==> flow/design.v <==
module flope #(
    parameter int Width = 1
)(
    input logic clk,
    input logic en,
    input logic[Width-1:0] d,
    output logic[Width-1:0] q
);
    always_ff @(posedge clk) begin
        if (en)
            q <= d; 
    end
endmodule
module floper #(
    parameter int Width = 1,
    parameter logic[Width-1:0] ResetValue = 0
)(
    input logic clk,
    input logic reset,
    input logic en,
    input logic[Width-1:0] d,
    output logic[Width-1:0] q
);
    always_ff @(posedge clk or posedge reset) begin
        if (reset)
            q <= ResetValue;
        else if (en)
            q <= d; 
    end
endmodule
module flopr #(
    parameter int Width = 1,
    parameter logic[Width-1:0] ResetValue = 0
)(
    input logic clk,
    input logic reset,
    input logic[Width-1:0] d,
    output logic[Width-1:0] q
);
    always_ff @(posedge clk or posedge reset) begin
        if (reset)
            q <= ResetValue;
        else
            q <= d; 
    end
endmodule
module mux2 #(
    parameter int Width = 1
)(
    input logic[Width-1:0] a0,
    input logic[Width-1:0] a1,
    input logic sel,
    output logic[Width-1:0] y
);
    assign y = sel ? a1 : a0;
endmodule
module mux4 #(
    parameter int Width = 1
)(
    input logic[Width-1:0] a0,
    input logic[Width-1:0] a1,
    input logic[Width-1:0] a2,
    input logic[Width-1:0] a3,
    input logic[1:0] sel,
    output logic[Width-1:0] y
);
    always_comb
        case (sel)
            2'h0: y = a0;
            2'h1: y = a1;
            2'h2: y = a2;
            2'h3: y = a3;
        endcase
endmodule
module controller(
    input logic[6:0] opcode,
    input logic[2:0] funct3,
    input logic funct75,
    output logic[1:0] rs_valid,
    output logic rd_valid,
    output logic[2:0] imm_sel,
    output logic[1:0] src_sel,
    output logic[3:0] alsu_func,
    output logic[1:0] exec_sel,
    output logic jump_d,
    output logic[2:0] flow_ctrl,
    output logic mem_write,
    output logic mem_read,
    output logic[2:0] mem_size,
    output logic system
);
    logic is_shift;
    logic[17:0] controls;
    assign is_shift = funct3[1:0] == 2'b01;
    assign mem_write = (opcode == 7'b01_000_11);
    assign mem_read = (opcode == 7'b00_000_11);
    assign mem_size = funct3;
    assign {rs_valid, rd_valid, imm_sel, src_sel, alsu_func, exec_sel, jump_d, flow_ctrl} = controls;
    always_comb begin
        system = 0;
        case (opcode)
            7'b00_100_11:
                if (is_shift) controls = {3'b01_1,  3'b000, 2'b10, {funct75, funct3},  2'b00, 4'b0000  };
                else          controls = {3'b01_1,  3'b000, 2'b10, {1'b0, funct3},   2'b00, 4'b0000  };
            7'b01_100_11:       controls = {3'b11_1, 3'b000, 2'b00, {funct75, funct3},  2'b00, 4'b0000  };
            7'b01_101_11:      controls = {3'b00_1,   3'b010, 2'b00,  4'b0000,    2'b01,  4'b0000  };
            7'b00_101_11:    controls = {3'b00_1,   3'b010, 2'b11, 4'b0000,  2'b00, 4'b0000  };
            7'b00_000_11:     controls = {3'b01_1,  3'b000, 2'b10, 4'b0000,  2'b00, 4'b0000  };
            7'b01_000_11:    controls = {3'b11_0,  3'b001, 2'b10, 4'b0000,  2'b00, 4'b0000  };
            7'b11_011_11:      controls = {3'b00_1,   3'b100, 2'b00,  4'b0000,    2'b10,  4'b1000 };
            7'b11_001_11:     controls = {3'b01_1,  3'b000, 2'b10, 4'b0000,  2'b10,  4'b0100 };
            7'b11_000_11:
                case (funct3)
                    3'b000:     controls = {3'b11_0,  3'b101, 2'b00, 4'b1000,  2'b00,    4'b0010 };
                    3'b001:     controls = {3'b11_0,  3'b101, 2'b00, 4'b1000,  2'b00,    4'b0011};
                    3'b100:     controls = {3'b11_0,  3'b101, 2'b00, 4'b0010,  2'b00,    4'b0011};
                    3'b101:     controls = {3'b11_0,  3'b101, 2'b00, 4'b0010,  2'b00,    4'b0010 };
                    3'b110:    controls = {3'b11_0,  3'b101, 2'b00, 4'b0011, 2'b00,    4'b0011};
                    3'b111:    controls = {3'b11_0,  3'b101, 2'b00, 4'b0011, 2'b00,    4'b0010 };
                    default:  controls = {3'b00_0,   3'b000, 2'b00,  4'b0000,    2'b00,    4'b0000  };
                endcase
            7'b00_011_11:     controls = {3'b00_0,   3'b000, 2'b00,  4'b0000,    2'b00,    4'b0000  };
            7'b11_100_11: begin
                system = 1;   controls = {3'b00_0,   3'b000, 2'b00,  4'b0000,    2'b00,    4'b0000  };
            end
            default: begin
                system = 1;   controls = {3'b00_0,   3'b000, 2'b00,  4'b0000,    2'b00,    4'b0000  };
            end
        endcase
    end
endmodule
module decode_stage(
    input logic clk,
    input logic halted,
    input logic[31:0] instr_d,
    input logic[31:0] pc_d,
    output logic[2:0] mem_size_d,
    output logic mem_write_d,
    output logic mem_read_d,
    output logic rd_valid_d,
    output logic[1:0] exec_sel_d,
    output logic[2:0] flow_ctrl_d,
    output logic[3:0] alsu_func_d,
    output logic[1:0] src_sel_d,
    output logic[3:0] fwd_sel_d,
    output logic[4:0] rd_d,
    output logic[31:0] reg_a_d,
    output logic[31:0] reg_b_d,
    output logic[31:0] imm_d,
    output logic[31:0] pc_imm_d,
    output logic jump_d,
    input logic[4:0] rd_w,
    input logic rd_valid_w,
    input logic[31:0] reg_d_w,
    input logic[4:0] rd_e,
    input logic rd_valid_e,
    input logic[4:0] rd_m,
    input logic rd_valid_m,
    input logic mem_read_e,
    output logic stall,
    input logic flush,
    output logic system
);
    logic[4:0] rs1;
    logic[4:0] rs2;
    logic[2:0] imm_sel;
    logic[1:0] rs_valid;
    logic mem_write_pre;
    logic mem_read_pre;
    logic rd_valid_pre;
    logic[2:0] flow_ctrl_pre;
    decomposer decomposer(instr_d, rd_d, rs1, rs2);
    reg_file reg_file(
        .clk(clk),
        .a1(rs1),
        .rd1(reg_a_d),
        .a2(rs2),
        .rd2(reg_b_d),
        .a3(rd_w),
        .wd3(reg_d_w),
        .we3(~halted & rd_valid_w)
    );
    imm_dec imm_dec(instr_d, imm_sel, imm_d);
    pc_imm_adder pc_imm_adder(pc_d, imm_d, pc_imm_d);
    logic system_pre;
    controller controller(
        .opcode(instr_d[6:0]),
        .funct3(instr_d[14:12]),
        .funct75(instr_d[30]),
        .rs_valid(rs_valid),
        .rd_valid(rd_valid_pre),
        .imm_sel(imm_sel),
        .src_sel(src_sel_d),
        .alsu_func(alsu_func_d),
        .exec_sel(exec_sel_d),
        .jump_d(jump_d),
        .flow_ctrl(flow_ctrl_pre),
        .mem_write(mem_write_pre),
        .mem_read(mem_read_pre),
        .mem_size(mem_size_d),
        .system(system_pre)
    );
    hazard_unit hazard_unit(
        .rs1(rs1),
        .rs2(rs2),
        .rs_valid(rs_valid),
        .rd_e(rd_e),
        .rd_valid_e(rd_valid_e),
        .rd_m(rd_m),
        .rd_valid_m(rd_valid_m),
        .mem_read_e(mem_read_e),
        .fwd_sel(fwd_sel_d),
        .stall(stall)
    );
    assign system = system_pre & ~flush;
    mux2 #(6) nop_mask(
        {mem_read_pre, mem_write_pre, rd_valid_pre, flow_ctrl_pre},
        6'd0,
        stall | flush,
        {mem_read_d, mem_write_d, rd_valid_d, flow_ctrl_d}
    );
endmodule
module decomposer(
    input logic[31:0] instr,
    output logic[4:0] rd,
    output logic[4:0] rs1,
    output logic[4:0] rs2
);
    assign rd = instr[11:7];
    assign rs1 = instr[19:15];
    assign rs2 = instr[24:20];
endmodule
module hazard_unit(
    input logic[4:0] rs1,
    input logic[4:0] rs2,
    input logic[1:0] rs_valid,
    input logic[4:0] rd_e,
    input logic rd_valid_e,
    input logic[4:0] rd_m,
    input logic rd_valid_m,
    input logic mem_read_e,
    output logic[3:0] fwd_sel,
    output logic stall
);
    always_comb begin
        fwd_sel = 4'b0000;
        stall = 1'b0;
        if (rd_valid_e & rd_e != 5'd0) begin
            fwd_sel[0] = rs_valid[0] & (rs1 == rd_e);
            fwd_sel[1] = rs_valid[1] & (rs2 == rd_e);
            stall = mem_read_e & (fwd_sel[0] | fwd_sel[1]);
        end
        if (rd_valid_m & rd_m != 5'd0) begin
            fwd_sel[2] = rs_valid[0] & (rs1 == rd_m);
            fwd_sel[3] = rs_valid[1] & (rs2 == rd_m);
        end
    end
endmodule
module imm_dec(
    input logic[31:0] instr,
    input logic[2:0] imm_sel,
    output logic[31:0] imm
);
    logic sign;
    assign sign = instr[31];
    always_comb
        case (imm_sel)
            3'b000: imm = { {20{sign}}, instr[31:20] };                                  
            3'b001: imm = { {20{sign}}, instr[31:25], instr[11:7] };                     
            3'b010: imm = { instr[31:12], 12'h0 };                                       
            3'b100: imm = { {12{sign}}, instr[19:12], instr[20], instr[30:21], 1'b0 };   
            3'b101: imm = { {20{sign}}, instr[7], instr[30:25], instr[11:8], 1'b0 };     
            default: imm = 32'h0;
        endcase
endmodule
module pc_imm_adder(
    input logic[31:0] pc,
    input logic[31:0] imm,
    output logic[31:0] pc_imm
);
    assign pc_imm = pc + imm;
endmodule
module reg_file(
    input logic clk,
    input logic[4:0] a1,
    output logic[31:0] rd1,
    input logic[4:0] a2,
    output logic[31:0] rd2,
    input logic[4:0] a3,
    input logic[31:0] wd3,
    input logic we3
);
    logic[31:0] regs[32];
    always_ff @(posedge clk) begin
        if (we3 && a3 != 5'h0)
            regs[a3] <= wd3;
    end
    assign rd1 = (a1 == 5'h0) ? 32'h0 : ((we3 && a1 == a3) ? wd3 : regs[a1]);
    assign rd2 = (a2 == 5'h0) ? 32'h0 : ((we3 && a2 == a3) ? wd3 : regs[a2]);
endmodule
module alsu(
    input logic[31:0] a,
    input logic[31:0] b,
    input logic[3:0] f,
    output logic[31:0] s,
    output logic zero
);
    logic sub_en;
    logic[31:0] bb, sum, xor_res, or_res, and_res, shift_res;
    logic an, bn, sn, slt;
    assign sub_en = f[3] | f[1];
    assign bb = {32{sub_en}} ^ b;
    assign sum = a + bb + sub_en;
    assign xor_res = a ^ b;
    assign or_res = a | b;
    assign and_res = a & b;
    assign an = a[31];
    assign bn = b[31];
    assign sn = sum[31];
    always_comb
        case ({an, bn})
            2'b00: slt = sn;
            2'b01: slt = f[0];
            2'b10: slt = ~f[0];
            2'b11: slt = sn;
        endcase
    shifter shifter(a, b[4:0], f[3:2], shift_res);    
    always_comb
        case (f[2:0])
            3'b000: s = sum;
            3'b001: s = shift_res;
            3'b010: s = {31'h0, slt};
            3'b011: s = {31'h0, slt};
            3'b100: s = xor_res;
            3'b101: s = shift_res;
            3'b110: s = or_res;
            3'b111: s = and_res;
        endcase
    assign zero = ~|s;
endmodule
module execute_stage(
    input logic[1:0] exec_sel_e,
    input logic[2:0] flow_ctrl_e,
    input logic[3:0] alsu_func_e,
    input logic[1:0] src_sel_e,
    input logic[3:0] fwd_sel_e,
    input logic[31:0] reg_a_e,
    input logic[31:0] reg_b_e,
    input logic[31:0] imm_e,
    input logic[31:0] pc_e,
    input logic[31:0] pc4_e,
    output logic[31:0] exec_res_e,
    output logic[31:0] fwd_b_e,
    output logic[1:0] pc_sel_e,
    output logic[31:0] alsu_res_e,
    input logic[31:0] exec_res_m,
    input logic[31:0] reg_d_w,
    output logic flush
);
    logic[31:0] fwd_a;
    logic[31:0] fwd_b;
    logic[31:0] src_a;
    logic[31:0] src_b;
    logic zero;
    fwd_mux fwd_mux(reg_a_e, reg_b_e, exec_res_m, reg_d_w, fwd_sel_e, fwd_a, fwd_b);
    src_mux src_mux(fwd_a, fwd_b, pc_e, imm_e, src_sel_e, src_a, src_b);
    assign fwd_b_e = fwd_b;
    alsu alsu(src_a, src_b, alsu_func_e, alsu_res_e, zero);
    flow_control flow_control(zero, flow_ctrl_e, pc_sel_e, flush);
    mux4 #(32) exec_mux(alsu_res_e, imm_e, pc4_e, pc4_e, exec_sel_e, exec_res_e);
endmodule
module flow_control(
    input logic zero,
    input logic[2:0] flow_ctrl,
    output logic[1:0] pc_sel_e,
    output logic flush
);
    logic branch_cond, branch_taken;
    assign branch_cond = zero ^ flow_ctrl[0];
    assign branch_taken = branch_cond & flow_ctrl[1];
    assign pc_sel_e = {flow_ctrl[2], branch_taken};
    assign flush = branch_taken | flow_ctrl[2];
endmodule
module fwd_mux(
    input logic[31:0] reg_a,
    input logic[31:0] reg_b,
    input logic[31:0] exec_res_m,
    input logic[31:0] reg_d_w,
    input logic[3:0] fwd_sel,
    output logic[31:0] fwd_a,
    output logic[31:0] fwd_b
);
    assign fwd_a = fwd_sel[0] ? exec_res_m : (fwd_sel[2] ? reg_d_w : reg_a);
    assign fwd_b = fwd_sel[1] ? exec_res_m : (fwd_sel[3] ? reg_d_w : reg_b);
endmodule
module shifter (
    input logic[31:0] a,
    input logic[4:0] shamt,
    input logic[1:0] f,
    output logic[31:0] y
);
    logic[63:0] bc;
    logic[4:0] k;
    logic[47:0] d4;
    logic[39:0] d3;
    logic[35:0] d2;
    logic[33:0] d1;
    logic[32:0] d0;
    always_comb
        case (f)
            2'b00: bc = {a, 32'h0};
            2'b01: bc = {32'h0, a};
            2'b10: bc = {a, 32'h0};
            2'b11: bc = {{32{a[31]}}, a};
        endcase
    assign k = {5{~f[0]}} ^ shamt;
    assign d4 = k[4] ? bc[63:16] : bc[47:0];
    assign d3 = k[3] ? d4[47:8] : d4[39:0];
    assign d2 = k[2] ? d3[39:4] : d3[35:0];
    assign d1 = k[1] ? d2[35:2] : d2[33:0];
    assign d0 = k[0] ? d1[33:1] : d1[32:0];
    assign y = f[0] ? d0[31:0] : d0[32:1];
endmodule
module src_mux(
    input logic[31:0] fwd_a,
    input logic[31:0] fwd_b,
    input logic[31:0] pc,
    input logic[31:0] imm,
    input logic[1:0] src_sel,
    output logic[31:0] src_a,
    output logic[31:0] src_b
);
    assign src_a = src_sel[0] ? pc : fwd_a;
    assign src_b = src_sel[1] ? imm : fwd_b;
endmodule
module fetch_stage #(
    parameter logic[31:0] BootVector = 32'h0000_0000
)(
    input logic clk,
    input logic reset,
    input logic halted,
    output logic[31:0] i_addr,
    input logic[31:0] i_data,
    output logic[31:0] instr_f,
    output logic[31:0] pc_f,
    output logic[31:0] pc4_f,
    input logic[31:0] pc_imm_d,
    input logic[31:0] pc_imm_e,
    input logic[31:0] alsu_res_e,
    input logic jump_d,
    input logic[1:0] pc_sel_e,
    input logic stall,
    input logic flush,
    output logic misaligned_pc
);
    logic[31:0] pc1;
    logic[31:0] pc2;
    logic[31:0] pc3;
    floper #(32, BootVector) pc_reg(clk, reset, ~halted & ~stall, pc1, pc_f);
    pc4_adder pc4_adder(pc_f, pc4_f);
    mux2 #(32) pc_mux_d(pc4_f, pc_imm_d, jump_d, pc3);
    mux4 #(32) pc_mux_e(pc3, pc_imm_e, alsu_res_e, alsu_res_e, pc_sel_e, pc2);
    pc_mask pc_mask(pc2, pc1, misaligned_pc);
    assign i_addr = pc_f;
    mux2 #(32) instr_mux(i_data, 32'b000000000000_00000_000_00000_0010011, flush | jump_d, instr_f);
endmodule
module pc4_adder(
    input logic[31:0] pc,
    output logic[31:0] pc4
);
    assign pc4 = pc + 4;
endmodule
module pc_mask(
    input logic[31:0] pc2,
    output logic[31:0] pc1,
    output logic misaligned_pc
);
    assign pc1 = {pc2[31:2], 2'b0};
    assign misaligned_pc = pc2[1];
endmodule
module halt_ctrl(
    input logic clk,
    input logic reset,
    input logic system,
    input logic misaligned_pc,
    input logic misaligned_addr,
    input logic unhalt,
    output logic halted
);
    logic halt_set;
    always_ff @(posedge clk or posedge reset) begin
        if (reset)
            halted <= 0;
        else begin
            if (unhalt)
                halted <= 0;
            else if (halt_set)
                halted <= 1;
        end
    end
    assign halt_set = system | misaligned_pc | misaligned_addr;
endmodule
module addr_dec(
    input logic[31:0] addr,
    output logic[1:0] byte_offset,
    output logic[31:0] word_addr
);
    assign byte_offset = addr[1:0];
    assign word_addr = {addr[31:2], 2'b00};
endmodule
module dmem_ctrl(
    input logic[31:0] a,
    input logic[31:0] wd,
    output logic[31:0] rd,
    input logic mem_write,
    input logic[2:0] mem_size,
    output logic[31:0] d_addr,
    output logic[31:0] d_wdata,
    output logic[3:0] d_wstrb,
    input logic[31:0] d_rdata,
    output logic misaligned_addr
);
    logic[1:0] byte_offset;
    logic[3:0] lanes;
    addr_dec addr_dec(a, byte_offset, d_addr);
    lane_dec lane_dec(byte_offset, mem_size, lanes);
    write_shifter write_shifter(wd, lanes, d_wdata);
    read_shifter read_shifter(d_rdata, lanes, mem_size[2], rd);
    assign d_wstrb = lanes & {4{mem_write}};
    assign misaligned_addr = (lanes == 4'h0);
endmodule
module lane_dec(
    input logic[1:0] byte_offset,
    input logic[2:0] mem_size,
    output logic[3:0] lanes
);
    always_comb begin
        case (mem_size[1:0])
            2'b00:
                case (byte_offset)
                    2'h0: lanes = 4'b0001;
                    2'h1: lanes = 4'b0010;
                    2'h2: lanes = 4'b0100;
                    2'h3: lanes = 4'b1000;
                endcase
            2'b01:
                case (byte_offset)
                    2'h0: lanes = 4'b0011;
                    2'h2: lanes = 4'b1100;
                    default: lanes = 4'b0000;
                endcase
            2'b10:
                lanes = (byte_offset == 2'h0) ? 4'b1111 : 4'b0000;
            default: lanes = 4'b0000;
        endcase
    end
endmodule
module memory_stage(
    input logic halted,
    output logic[31:0] d_addr,
    output logic[31:0] d_wdata,
    output logic[3:0] d_wstrb,
    input logic[31:0] d_rdata,
    input logic[2:0] mem_size_m,
    input logic mem_write_m,
    input logic mem_read_m,
    input logic[31:0] exec_res_m,
    input logic[31:0] fwd_b_m,
    output logic[31:0] reg_d_m,
    output logic misaligned_addr
);
    logic[31:0] mem_res;
    logic mem_op_m;
    logic misaligned_addr_pre;
    dmem_ctrl dmem_ctrl(
        .a(exec_res_m),
        .wd(fwd_b_m),
        .rd(mem_res),
        .mem_write(~halted & mem_write_m),
        .mem_size(mem_size_m),
        .d_addr(d_addr),
        .d_wdata(d_wdata),
        .d_wstrb(d_wstrb),
        .d_rdata(d_rdata),
        .misaligned_addr(misaligned_addr_pre)
    );
    mux2 #(32) mem_mux(exec_res_m, mem_res, mem_read_m, reg_d_m);
    assign mem_op_m = mem_read_m | mem_write_m;
    assign misaligned_addr = misaligned_addr_pre & mem_op_m;
endmodule
module read_shifter(
    input logic[31:0] rdata,
    input logic[3:0] lanes,
    input logic zeroext,
    output logic[31:0] rd
);
    always_comb
        case (lanes)
            4'b0001: rd = zeroext ? {24'h0, rdata[7:0]}   : {{24{rdata[7]}},  rdata[7:0]};
            4'b0010: rd = zeroext ? {24'h0, rdata[15:8]}  : {{24{rdata[15]}}, rdata[15:8]};
            4'b0100: rd = zeroext ? {24'h0, rdata[23:16]} : {{24{rdata[23]}}, rdata[23:16]};
            4'b1000: rd = zeroext ? {24'h0, rdata[31:24]} : {{24{rdata[31]}}, rdata[31:24]};
            4'b0011: rd = zeroext ? {16'h0, rdata[15:0]}  : {{16{rdata[15]}}, rdata[15:0]};
            4'b1100: rd = zeroext ? {16'h0, rdata[31:16]} : {{16{rdata[31]}}, rdata[31:16]};
            4'b1111: rd = rdata;
            default: rd = 32'h0;
        endcase
endmodule
module write_shifter(
    input logic[31:0] wd,
    input logic[3:0] lanes,
    output logic[31:0] wdata
);
    always_comb
        casez (lanes)
            4'b??10: wdata = { wd[31:16], wd[7:0], wd[7:0] };
            4'b?100: wdata = { wd[15:0], wd[15:0] };
            4'b1000: wdata = { wd[7:0], wd[23:0] };
            default: wdata = wd;
        endcase
endmodule
module de_reg(
    input logic clk,
    input logic reset,
    input logic halted,
    input logic[2:0] mem_size_d,
    input logic mem_write_d,
    input logic mem_read_d,
    input logic rd_valid_d,
    input logic[1:0] exec_sel_d,
    input logic[2:0] flow_ctrl_d,
    input logic[3:0] alsu_func_d,
    input logic[1:0] src_sel_d,
    input logic[3:0] fwd_sel_d,
    input logic[4:0] rd_d,
    input logic[31:0] reg_a_d,
    input logic[31:0] reg_b_d,
    input logic[31:0] imm_d,
    input logic[31:0] pc_imm_d,
    input logic[31:0] pc_d,
    input logic[31:0] pc4_d,
    output logic[2:0] mem_size_e,
    output logic mem_write_e,
    output logic mem_read_e,
    output logic rd_valid_e,
    output logic[1:0] exec_sel_e,
    output logic[2:0] flow_ctrl_e,
    output logic[3:0] alsu_func_e,
    output logic[1:0] src_sel_e,
    output logic[3:0] fwd_sel_e,
    output logic[4:0] rd_e,
    output logic[31:0] reg_a_e,
    output logic[31:0] reg_b_e,
    output logic[31:0] imm_e,
    output logic[31:0] pc_imm_e,
    output logic[31:0] pc_e,
    output logic[31:0] pc4_e
);
    floper #(6) floper(
        clk, reset, ~halted,
        {mem_read_d, mem_write_d, rd_valid_d, flow_ctrl_d},
        {mem_read_e, mem_write_e, rd_valid_e, flow_ctrl_e}
    );
    flope #(212) flope(
        clk, ~halted,
        {mem_size_d, exec_sel_d, alsu_func_d, src_sel_d, fwd_sel_d, rd_d, reg_a_d, reg_b_d, imm_d, pc_imm_d, pc_d, pc4_d},
        {mem_size_e, exec_sel_e, alsu_func_e, src_sel_e, fwd_sel_e, rd_e, reg_a_e, reg_b_e, imm_e, pc_imm_e, pc_e, pc4_e}
    );
endmodule
module em_reg(
    input logic clk,
    input logic reset,
    input logic halted,
    input logic[2:0] mem_size_e,
    input logic mem_write_e,
    input logic mem_read_e,
    input logic rd_valid_e,
    input logic[4:0] rd_e,
    input logic[31:0] exec_res_e,
    input logic[31:0] fwd_b_e,
    output logic[2:0] mem_size_m,
    output logic mem_write_m,
    output logic mem_read_m,
    output logic rd_valid_m,
    output logic[4:0] rd_m,
    output logic[31:0] exec_res_m,
    output logic[31:0] fwd_b_m
);
    floper #(3) floper(
        clk, reset, ~halted,
        {mem_read_e, mem_write_e, rd_valid_e},
        {mem_read_m, mem_write_m, rd_valid_m}
    );
    flope #(72) flope(
        clk, ~halted,
        {mem_size_e, rd_e, exec_res_e, fwd_b_e},
        {mem_size_m, rd_m, exec_res_m, fwd_b_m}
    );
endmodule
module fd_reg(
    input logic clk,
    input logic reset,
    input logic halted,
    input logic stall,
    input logic[31:0] instr_f,
    input logic[31:0] pc_f,
    input logic[31:0] pc4_f,
    output logic[31:0] instr_d,
    output logic[31:0] pc_d,
    output logic[31:0] pc4_d
);
    floper #(32,32'b000000000000_00000_000_00000_0010011) floper(
        clk, reset, ~halted & ~stall,
        instr_f,
        instr_d
    );
    flope #(64) flope(
        clk, ~halted & ~stall,
        {pc_f, pc4_f},
        {pc_d, pc4_d}
    );
endmodule
module mw_reg(
    input logic clk,
    input logic reset,
    input logic halted,
    input logic rd_valid_m,
    input logic[4:0] rd_m,
    input logic[31:0] reg_d_m,
    output logic rd_valid_w,
    output logic[4:0] rd_w,
    output logic[31:0] reg_d_w
);
    floper #(1) floper(
        clk, reset, ~halted,
        rd_valid_m,
        rd_valid_w
    );
    flope #(37) flope(
        clk, ~halted,
        {rd_m, reg_d_m},
        {rd_w, reg_d_w}
    );
endmodule
module riscv #(
    parameter logic[31:0] BootVector = 32'h0000_0000
)(
    input logic clk,
    input logic reset,
    output logic halted,
    input logic unhalt,
    output logic[31:0] i_addr,
    input logic[31:0] i_data,
    output logic[31:0] d_addr,
    output logic[31:0] d_wdata,
    output logic[3:0] d_wstrb,
    input logic[31:0] d_rdata
);
    logic[31:0] instr_f;
    logic[31:0] pc_f;
    logic[31:0] pc4_f;
    logic[31:0] instr_d;
    logic[31:0] pc_d;
    logic[31:0] pc4_d;
    logic[2:0] mem_size_d;
    logic mem_write_d;
    logic mem_read_d;
    logic rd_valid_d;
    logic[1:0] exec_sel_d;
    logic[2:0] flow_ctrl_d;
    logic[3:0] alsu_func_d;
    logic[1:0] src_sel_d;
    logic[3:0] fwd_sel_d;
    logic[4:0] rd_d;
    logic[31:0] reg_a_d;
    logic[31:0] reg_b_d;
    logic[31:0] imm_d;
    logic[31:0] pc_imm_d;
    logic jump_d;
    logic[2:0] mem_size_e;
    logic mem_write_e;
    logic mem_read_e;
    logic rd_valid_e;
    logic[1:0] exec_sel_e;
    logic[2:0] flow_ctrl_e;
    logic[3:0] alsu_func_e;
    logic[1:0] src_sel_e;
    logic[3:0] fwd_sel_e;
    logic[4:0] rd_e;
    logic[31:0] reg_a_e;
    logic[31:0] reg_b_e;
    logic[31:0] imm_e;
    logic[31:0] pc_imm_e;
    logic[31:0] pc_e;
    logic[31:0] pc4_e;
    logic[31:0] exec_res_e;
    logic[31:0] fwd_b_e;
    logic[1:0] pc_sel_e;
    logic[31:0] alsu_res_e;
    logic[2:0] mem_size_m;
    logic mem_write_m;
    logic mem_read_m;
    logic rd_valid_m;
    logic[4:0] rd_m;
    logic[31:0] exec_res_m;
    logic[31:0] fwd_b_m;
    logic[31:0] reg_d_m;
    logic rd_valid_w;
    logic[4:0] rd_w;
    logic[31:0] reg_d_w;
    logic stall;
    logic flush;
    logic system;
    logic misaligned_pc;
    logic misaligned_addr;
    fetch_stage fetch(.*);
    fd_reg fd_reg(.*);
    decode_stage decode(.*);
    de_reg de_reg(.*);
    execute_stage execute(.*);
    em_reg em_reg(.*);
    memory_stage memory(.*);
    mw_reg mw_reg(.*);
    halt_ctrl halt_ctrl(.*);
endmodule
# Reports on riscv
# The steps from the RTL of riscv to its reports follow in flow order.
# Line numbers count from 1 in the design file above.
# Operators carry their Yosys type and port widths (W data, S select, Z words).
# A cell with -- has no value.
[setup]
top = "riscv"
clock_port = "clk"
library = "sky130hd"
pvt_corner = "tt_025C_1v80"

# Elaborated design
# Counts by Yosys on the flattened word-level netlist (proc, flatten, opt, wreduce; memories kept). Register bits leave out memories and registers merged into their read ports (data or address). Print and check cells are left out.
# Memory sizes are those after Yosys's memory passes, which may raise the word count (mostly to a power of two), join words into wider ones and drop unused or constant bits.
[word_totals]
in_bits = 67
clocked_rd_ports_x_width = 64
ram_bits = 1024
out_inout_bits = 101
word_cells = 179
reg_bits = 390
mem_count = 1
[mem_list]
columns = ["name", "words", "word_bits", "read_ports", "write_ports", "line", "source"]
rows = [
  ["decode.reg_file.regs", 32, 32, 2, 1, 293, "logic[31:0] regs[32];"],
]
[classes]
n_eq = 57
n_addsub = 4
reduce_and_logical = 28
n_logic = 33
mux = 44
[ops]
columns = ["cell", "count"]
rows = [
  ["$mux W32", 17],
  ["$pmux W32 S3", 3],
  ["$pmux W32 S7", 1],
  ["$pmux W64 S3", 1],
  ["$pmux W32 S6", 1],
  ["$pmux W18 S9", 1],
  ["$pmux W32 S5", 1],
  ["$pmux W18 S6", 1],
  ["$add A32 B32 Y32", 2],
  ["$xor A32 B32 Y32", 2],
  ["$mux W48", 1],
  ["$mux W40", 1],
  ["$mux W36", 1],
  ["$mux W34", 1],
  ["$eq A3 B3 Y1 const B", 11],
  ["$mux W33", 1],
  ["$add A32 B1 Y32", 1],
  ["$add A32 B3 Y32 const B", 1],
  ["$and A32 B32 Y32", 1],
  ["$or A32 B32 Y32", 1],
  ["$reduce_or A32 Y1", 1],
  ["$eq A2 B2 Y1 const B", 12],
  ["$eq A7 B6 Y1 const B", 3],
  ["$eq A7 B7 Y1 const B", 3],
  ["$eq A5 B5 Y1", 4],
  ["$pmux W4 S4", 1],
  ["$reduce_bool A5 Y1", 3],
  ["$eq A2 B1 Y1 const B", 7],
]
# Not listed: further kinds 32, cells in them 82.

# Longest topological paths
# Yosys ltp: most cells in a row. Word level: on the elaborated netlist, between registers, memories and ports. Mapped: between sequential cells and ports; inverters and the memories' decode and read muxes count.
[logic_depth]
ltp_word = 22
ABC_AREA = 0
ltp_mapped = 29

# Netlist
# The flow's flattened synthesis, as Yosys stat reports it; memories are mapped. The netlist is that of the ABC_AREA named above (0 if unset); the other value can give another one.
# The area totals of this step are shown rounded.
[mapped]
buffers = 457
flip_flops = 1472
seqArea_mm2 = 0.04384
yosys_area_mm2 = 0.07824
cell_count = 5268
[by_type]
columns = ["type", "count", "type_area_um2"]
rows = [
  ["sky130_fd_sc_hd__edfxtp_1", 1399, 4.2E+04],
  ["sky130_fd_sc_hd__mux4_2", 642, 1.45E+04],
  ["sky130_fd_sc_hd__dfrtp_1", 70, 1751.68],
  ["sky130_fd_sc_hd__mux2i_1", 174, 1741.67],
  ["sky130_fd_sc_hd__ha_1", 126, 1.58E+03],
  ["sky130_fd_sc_hd__nor2_1", 398, 1.49E+03],
  ["sky130_fd_sc_hd__a21oi_1", 252, 1261.21],
  ["sky130_fd_sc_hd__clkbuf_1", 249, 934.646],
  ["sky130_fd_sc_hd__nand2_1", 244, 915.878],
  ["sky130_fd_sc_hd__o21ai_0", 180, 900.864],
  ["sky130_fd_sc_hd__xnor2_1", 96, 840.806],
  ["sky130_fd_sc_hd__mux2_2", 62, 698.17],
  ["sky130_fd_sc_hd__a211oi_1", 89, 668.141],
  ["sky130_fd_sc_hd__buf_4", 84, 630.605],
  ["sky130_fd_sc_hd__inv_1", 125, 469.2],
  ["sky130_fd_sc_hd__xor2_1", 44, 385.37],
  ["sky130_fd_sc_hd__nor3_1", 76, 380.365],
  ["sky130_fd_sc_hd__nand2b_1", 57, 356.592],
]
# Other cell types: 93; their cells: 901.
# The figures by module come from a second, unflattened synthesis with its own total; it is not the netlist above.
[hier_totals]
hier_cells = 5646
area_unflattened_mm2 = 0.08311
# Rows give one instance, submodules left out.
[by_module]
columns = ["mod", "n_cells", "n_inst", "mod_seq_area_mm2", "area_mm2"]
rows = [
  ["reg_file", 2520, 1, 0.03075, 0.04787],
  ["flope (Width=212)", 212, 1, 0.006366, 0.006366],
  ["alsu", 684, 1, 0, 0.004617],
  ["shifter", 612, 1, 0, 0.004287],
  ["flope (Width=72)", 72, 1, 0.002162, 0.002162],
  ["flope (Width=64)", 64, 1, 0.001922, 0.001922],
  ["pc_imm_adder", 232, 1, 0, 0.00172],
  ["mux2 (Width=32)", 36, 3, 0, 0.0005443],
  ["mux4 (Width=32)", 39, 2, 0, 0.0008145],
  ["fwd_mux", 214, 1, 0, 0.001426],
  ["floper", 69, 1, 0.0008045, 0.001353],
  ["floper", 69, 1, 0.0008008, 0.001349],
  ["flope (Width=37)", 37, 1, 0.001111, 0.001111],
  ["src_mux", 72, 1, 0, 0.001089],
]
# Further modules, not shown: 26.

# Path before layout
# Path of least setup slack by OpenSTA after synthesis, without wires, with an ideal clock, recovery checks aside; 20% of the period is set as input and as output delay. Where synthesis merged equal registers, the netlist keeps one of their names.
[synth_path]
kind = "reg-to-reg"
startpoint = "register halt_ctrl.halted"
endpoint = "register fd_reg.floper.q[10]"
path_stages = 9
arrival_time_ns = 11.914
path_slack_ns = -2.035
path_delay_ns = 12.035
setup_ns = 0.121
tclk_ns = 10.0
t_first_pin_ns = 0.000
synth_period_reached_ns = 12.035
# "path_delay_ns" = arrival - input delay + setup time.
# "path_stages": output pins that drive a net of the path, with the launching flip-flop's if there is one; two outputs of one cell count as two.
# "synth_period_reached_ns" is the clock period less the worst setup slack; recovery checks do not enter. This is arithmetic on one report: input and output delays are still those of the set period (20% each).
# The rows between start and end are the longest chain of elaborated cells between them; the timing report does not say that the signal goes this way. Where chains are equally long, one stands for them.
# Each line given opens the expression or statement behind the cell; cells for indexed reads and writes are added by Yosys, which also makes memories of some case tables.
# A register here has more assigning lines than the two given.
[synth_between]
path_cell_list = "sky130_fd_sc_hd__dfrtp_1 sky130_fd_sc_hd__clkinv_1 sky130_fd_sc_hd__o31ai_1 sky130_fd_sc_hd__clkinv_1 sky130_fd_sc_hd__nand2_1 sky130_fd_sc_hd__nor3_2 sky130_fd_sc_hd__buf_6 sky130_fd_sc_hd__buf_6 sky130_fd_sc_hd__a22o_1"
elab_chain_len = 2
cells_between = 2
classes_between = "2 x logic"
[synth_rtl]
columns = ["item", "line", "source"]
rows = [
  ["start, declared", 488, "output logic halted"],
  ["start, assigned", 493, "halted <= 0;"],
  ["start, assigned", 496, "halted <= 0;"],
  ["$not A1 Y1", 713, "clk, reset, ~halted & ~stall,"],
  ["$and A1 B1 Y1", 713, ""],
  ["end, assigned", 26, "q <= ResetValue;"],
  ["end, assigned", 28, "q <= d;"],
  ["end, declared", 22, "output logic[Width-1:0] q"],
]

# Timing after layout
# Path of least setup slack in the final report of run 1 (OpenROAD, finished layout, wires in). Where an end is a register, its clock arrival counts in the times.
[layout_path]
kind = "reg-to-reg"
startpoint = "register mw_reg.flope.q[31]"
endpoint = "register de_reg.floper.q[0]"
setup_ns = 0.11
tclk_ns = 6.66
t_first_pin_ns = 0.82
path_slack_ns = 0.01
arrival_time_ns = 7.34
path_stages = 21
# The rows between start and end are the longest chain of elaborated cells between them; the timing report does not say that the signal goes this way. Where chains are equally long, one stands for them.
[layout_between]
path_cell_list = "sky130_fd_sc_hd__edfxtp_1 sky130_fd_sc_hd__mux2_2 sky130_fd_sc_hd__o211ai_1 sky130_fd_sc_hd__buf_2 sky130_fd_sc_hd__o221ai_1 sky130_fd_sc_hd__a32oi_1 sky130_fd_sc_hd__o21ai_1 sky130_fd_sc_hd__mux2i_2 sky130_fd_sc_hd__a221oi_1 sky130_fd_sc_hd__o221ai_1 sky130_fd_sc_hd__o21ai_0 sky130_fd_sc_hd__buf_2 sky130_fd_sc_hd__nor4_2 sky130_fd_sc_hd__nand4_1 sky130_fd_sc_hd__nor4_4 sky130_fd_sc_hd__buf_4 sky130_fd_sc_hd__mux2i_4 sky130_fd_sc_hd__nor3_4 sky130_fd_sc_hd__buf_12 sky130_fd_sc_hd__nand2b_4 sky130_fd_sc_hd__o32ai_4"
elab_chain_len = 18
cells_between = 33
cone_lines = 24
classes_between = "2 x add/sub; 3 x eq/ne; 16 x mux; 8 x logic; 4 x reduce/logical"
[layout_rtl]
columns = ["item", "line", "source"]
rows = [
  ["start, declared", 7, "output logic[Width-1:0] q"],
  ["start, assigned", 11, "q <= d;"],
  ["$mux W32 x2", 393, "assign fwd_a = fwd_sel[0] ? exec_res_m : (fwd_sel[2] ? reg_d_w : reg_a);"],
  ["$mux W32", 433, "assign src_a = src_sel[0] ? pc : fwd_a;"],
  ["$pmux W64 S3", 410, "case (f)"],
  ["$mux W48", 417, "assign d4 = k[4] ? bc[63:16] : bc[47:0];"],
  ["$mux W40", 418, "assign d3 = k[3] ? d4[47:8] : d4[39:0];"],
  ["$mux W36", 419, "assign d2 = k[2] ? d3[39:4] : d3[35:0];"],
  ["$mux W34", 420, "assign d1 = k[1] ? d2[35:2] : d2[33:0];"],
  ["(+3 left out)", "--", ""],
  ["$reduce_or A32 Y1", 339, "assign zero = ~|s;"],
  ["$logic_not A1 Y1", 339, ""],
  ["$xor A1 B1 Y1", 379, "assign branch_cond = zero ^ flow_ctrl[0];"],
  ["$and A1 B1 Y1", 380, "assign branch_taken = branch_cond & flow_ctrl[1];"],
  ["$or A1 B1 Y1", 382, "assign flush = branch_taken | flow_ctrl[2];"],
  ["$or A1 B1 Y1", 219, "stall | flush,"],
  ["$mux W6", 55, "assign y = sel ? a1 : a0;"],
  ["end, assigned", 26, "q <= ResetValue;"],
  ["end, assigned", 28, "q <= d;"],
  ["end, declared", 22, "output logic[Width-1:0] q"],
]

# 4 stored runs of riscv in the flow (synthesis by Yosys, layout by OpenROAD, sky130hd cells), in arbitrary order. Constraints: input delay and output delay 20% of the set period each, output load 0.01 pF.
# "achieved_period_ns" means the clock period less the worst setup slack. The figure is calculated, with input and output delays left at 20% of the set period.
# By "worst_path_ns" is meant the share of the clock period that the worst setup path is allowed (20% is reserved at inputs, 20% at outputs), minus its slack. Clock arrival times at its registers enter into it.
# Values from the reports are rounded here.

[[run]]
name = "run 1"
[run.settings]
CAP_MARGIN = 35
CELL_PAD_IN_SITES_DETAIL_PLACEMENT = 2
CELL_PAD_IN_SITES_GLOBAL_PLACEMENT = 0
CORE_MARGIN = 3
CORE_UTILIZATION = 26
CTS_CLUSTER_DIAMETER = 60
CTS_CLUSTER_SIZE = 82
GPL_ROUTABILITY_DRIVEN = 0
GPL_TIMING_DRIVEN = 0
HOLD_SLACK_MARGIN = 0.13
MAX_ROUTING_LAYER = "met5"
MIN_ROUTING_LAYER = "met1"
PLACE_DENSITY = 0.44
SETUP_SLACK_MARGIN = 1.34
SLEW_MARGIN = 0
TNS_END_PERCENT = 15
period_ns = 6.66
[run.results]
total_die_area_mm2 = 0.3075
yosys.chip_area_mm2 = 0.07824
achieved_period_ns = 6.649
worst_path_ns = 6.65
critical_path_kind = "reg-to-reg"
worst_hold_slack_ns = 0.418
layout_utilization_pct = 32.6
final_setup_tns_ns = 0.000
timing.setup.ws_ns = 0.011

[[run]]
name = "run 2"
[run.settings]
ABC_AREA = 0
CAP_MARGIN = 35
CELL_PAD_IN_SITES_DETAIL_PLACEMENT = 2
CORE_ASPECT_RATIO = 0.59
CTS_CLUSTER_DIAMETER = 255
GPL_TIMING_DRIVEN = 1
HOLD_SLACK_MARGIN = -0.02
MAX_ROUTING_LAYER = "met4"
MIN_ROUTING_LAYER = "met1"
PLACE_DENSITY_LB_ADDON = 0.05
SETUP_SLACK_MARGIN = 2.31
SLEW_MARGIN = 10
period_ns = 13.5
CORE_MARGIN = 2
CORE_UTILIZATION = 40
[run.results]
total_die_area_mm2 = 0.1993
yosys.chip_area_mm2 = 0.07824
achieved_period_ns = 8.987
worst_path_ns = 8.99
critical_path_kind = "reg-to-reg"
worst_hold_slack_ns = 0.415
layout_utilization_pct = 45.6
final_setup_tns_ns = 0.000
timing.setup.ws_ns = 4.513

[[run]]
name = "run 3"
[run.settings]
CTS_CLUSTER_DIAMETER = 182
SETUP_SLACK_MARGIN = 2.78
SLEW_MARGIN = 40
period_ns = 10.0
CAP_MARGIN = 20
CORE_MARGIN = 2
CORE_UTILIZATION = 40
[run.results]
total_die_area_mm2 = 0.1992
yosys.chip_area_mm2 = 0.07824
achieved_period_ns = 7.144
worst_path_ns = 7.14
critical_path_kind = "reg-to-reg"
worst_hold_slack_ns = 0.412
layout_utilization_pct = 45.6
final_setup_tns_ns = 0.000
timing.setup.ws_ns = 2.856

[[run]]
name = "run 4"
[run.settings]
CAP_MARGIN = 15
CORE_UTILIZATION = 34
MIN_ROUTING_LAYER = "met1"
PLACE_DENSITY = 0.5
TNS_END_PERCENT = 85
period_ns = 13.8
CORE_MARGIN = 2
SLEW_MARGIN = 20
[run.results]
total_die_area_mm2 = 0.234
yosys.chip_area_mm2 = 0.07824
achieved_period_ns = 8.775
worst_path_ns = 8.77
critical_path_kind = "reg-to-reg"
worst_hold_slack_ns = 0.413
layout_utilization_pct = 38.8
final_setup_tns_ns = 0.000
timing.setup.ws_ns = 5.025
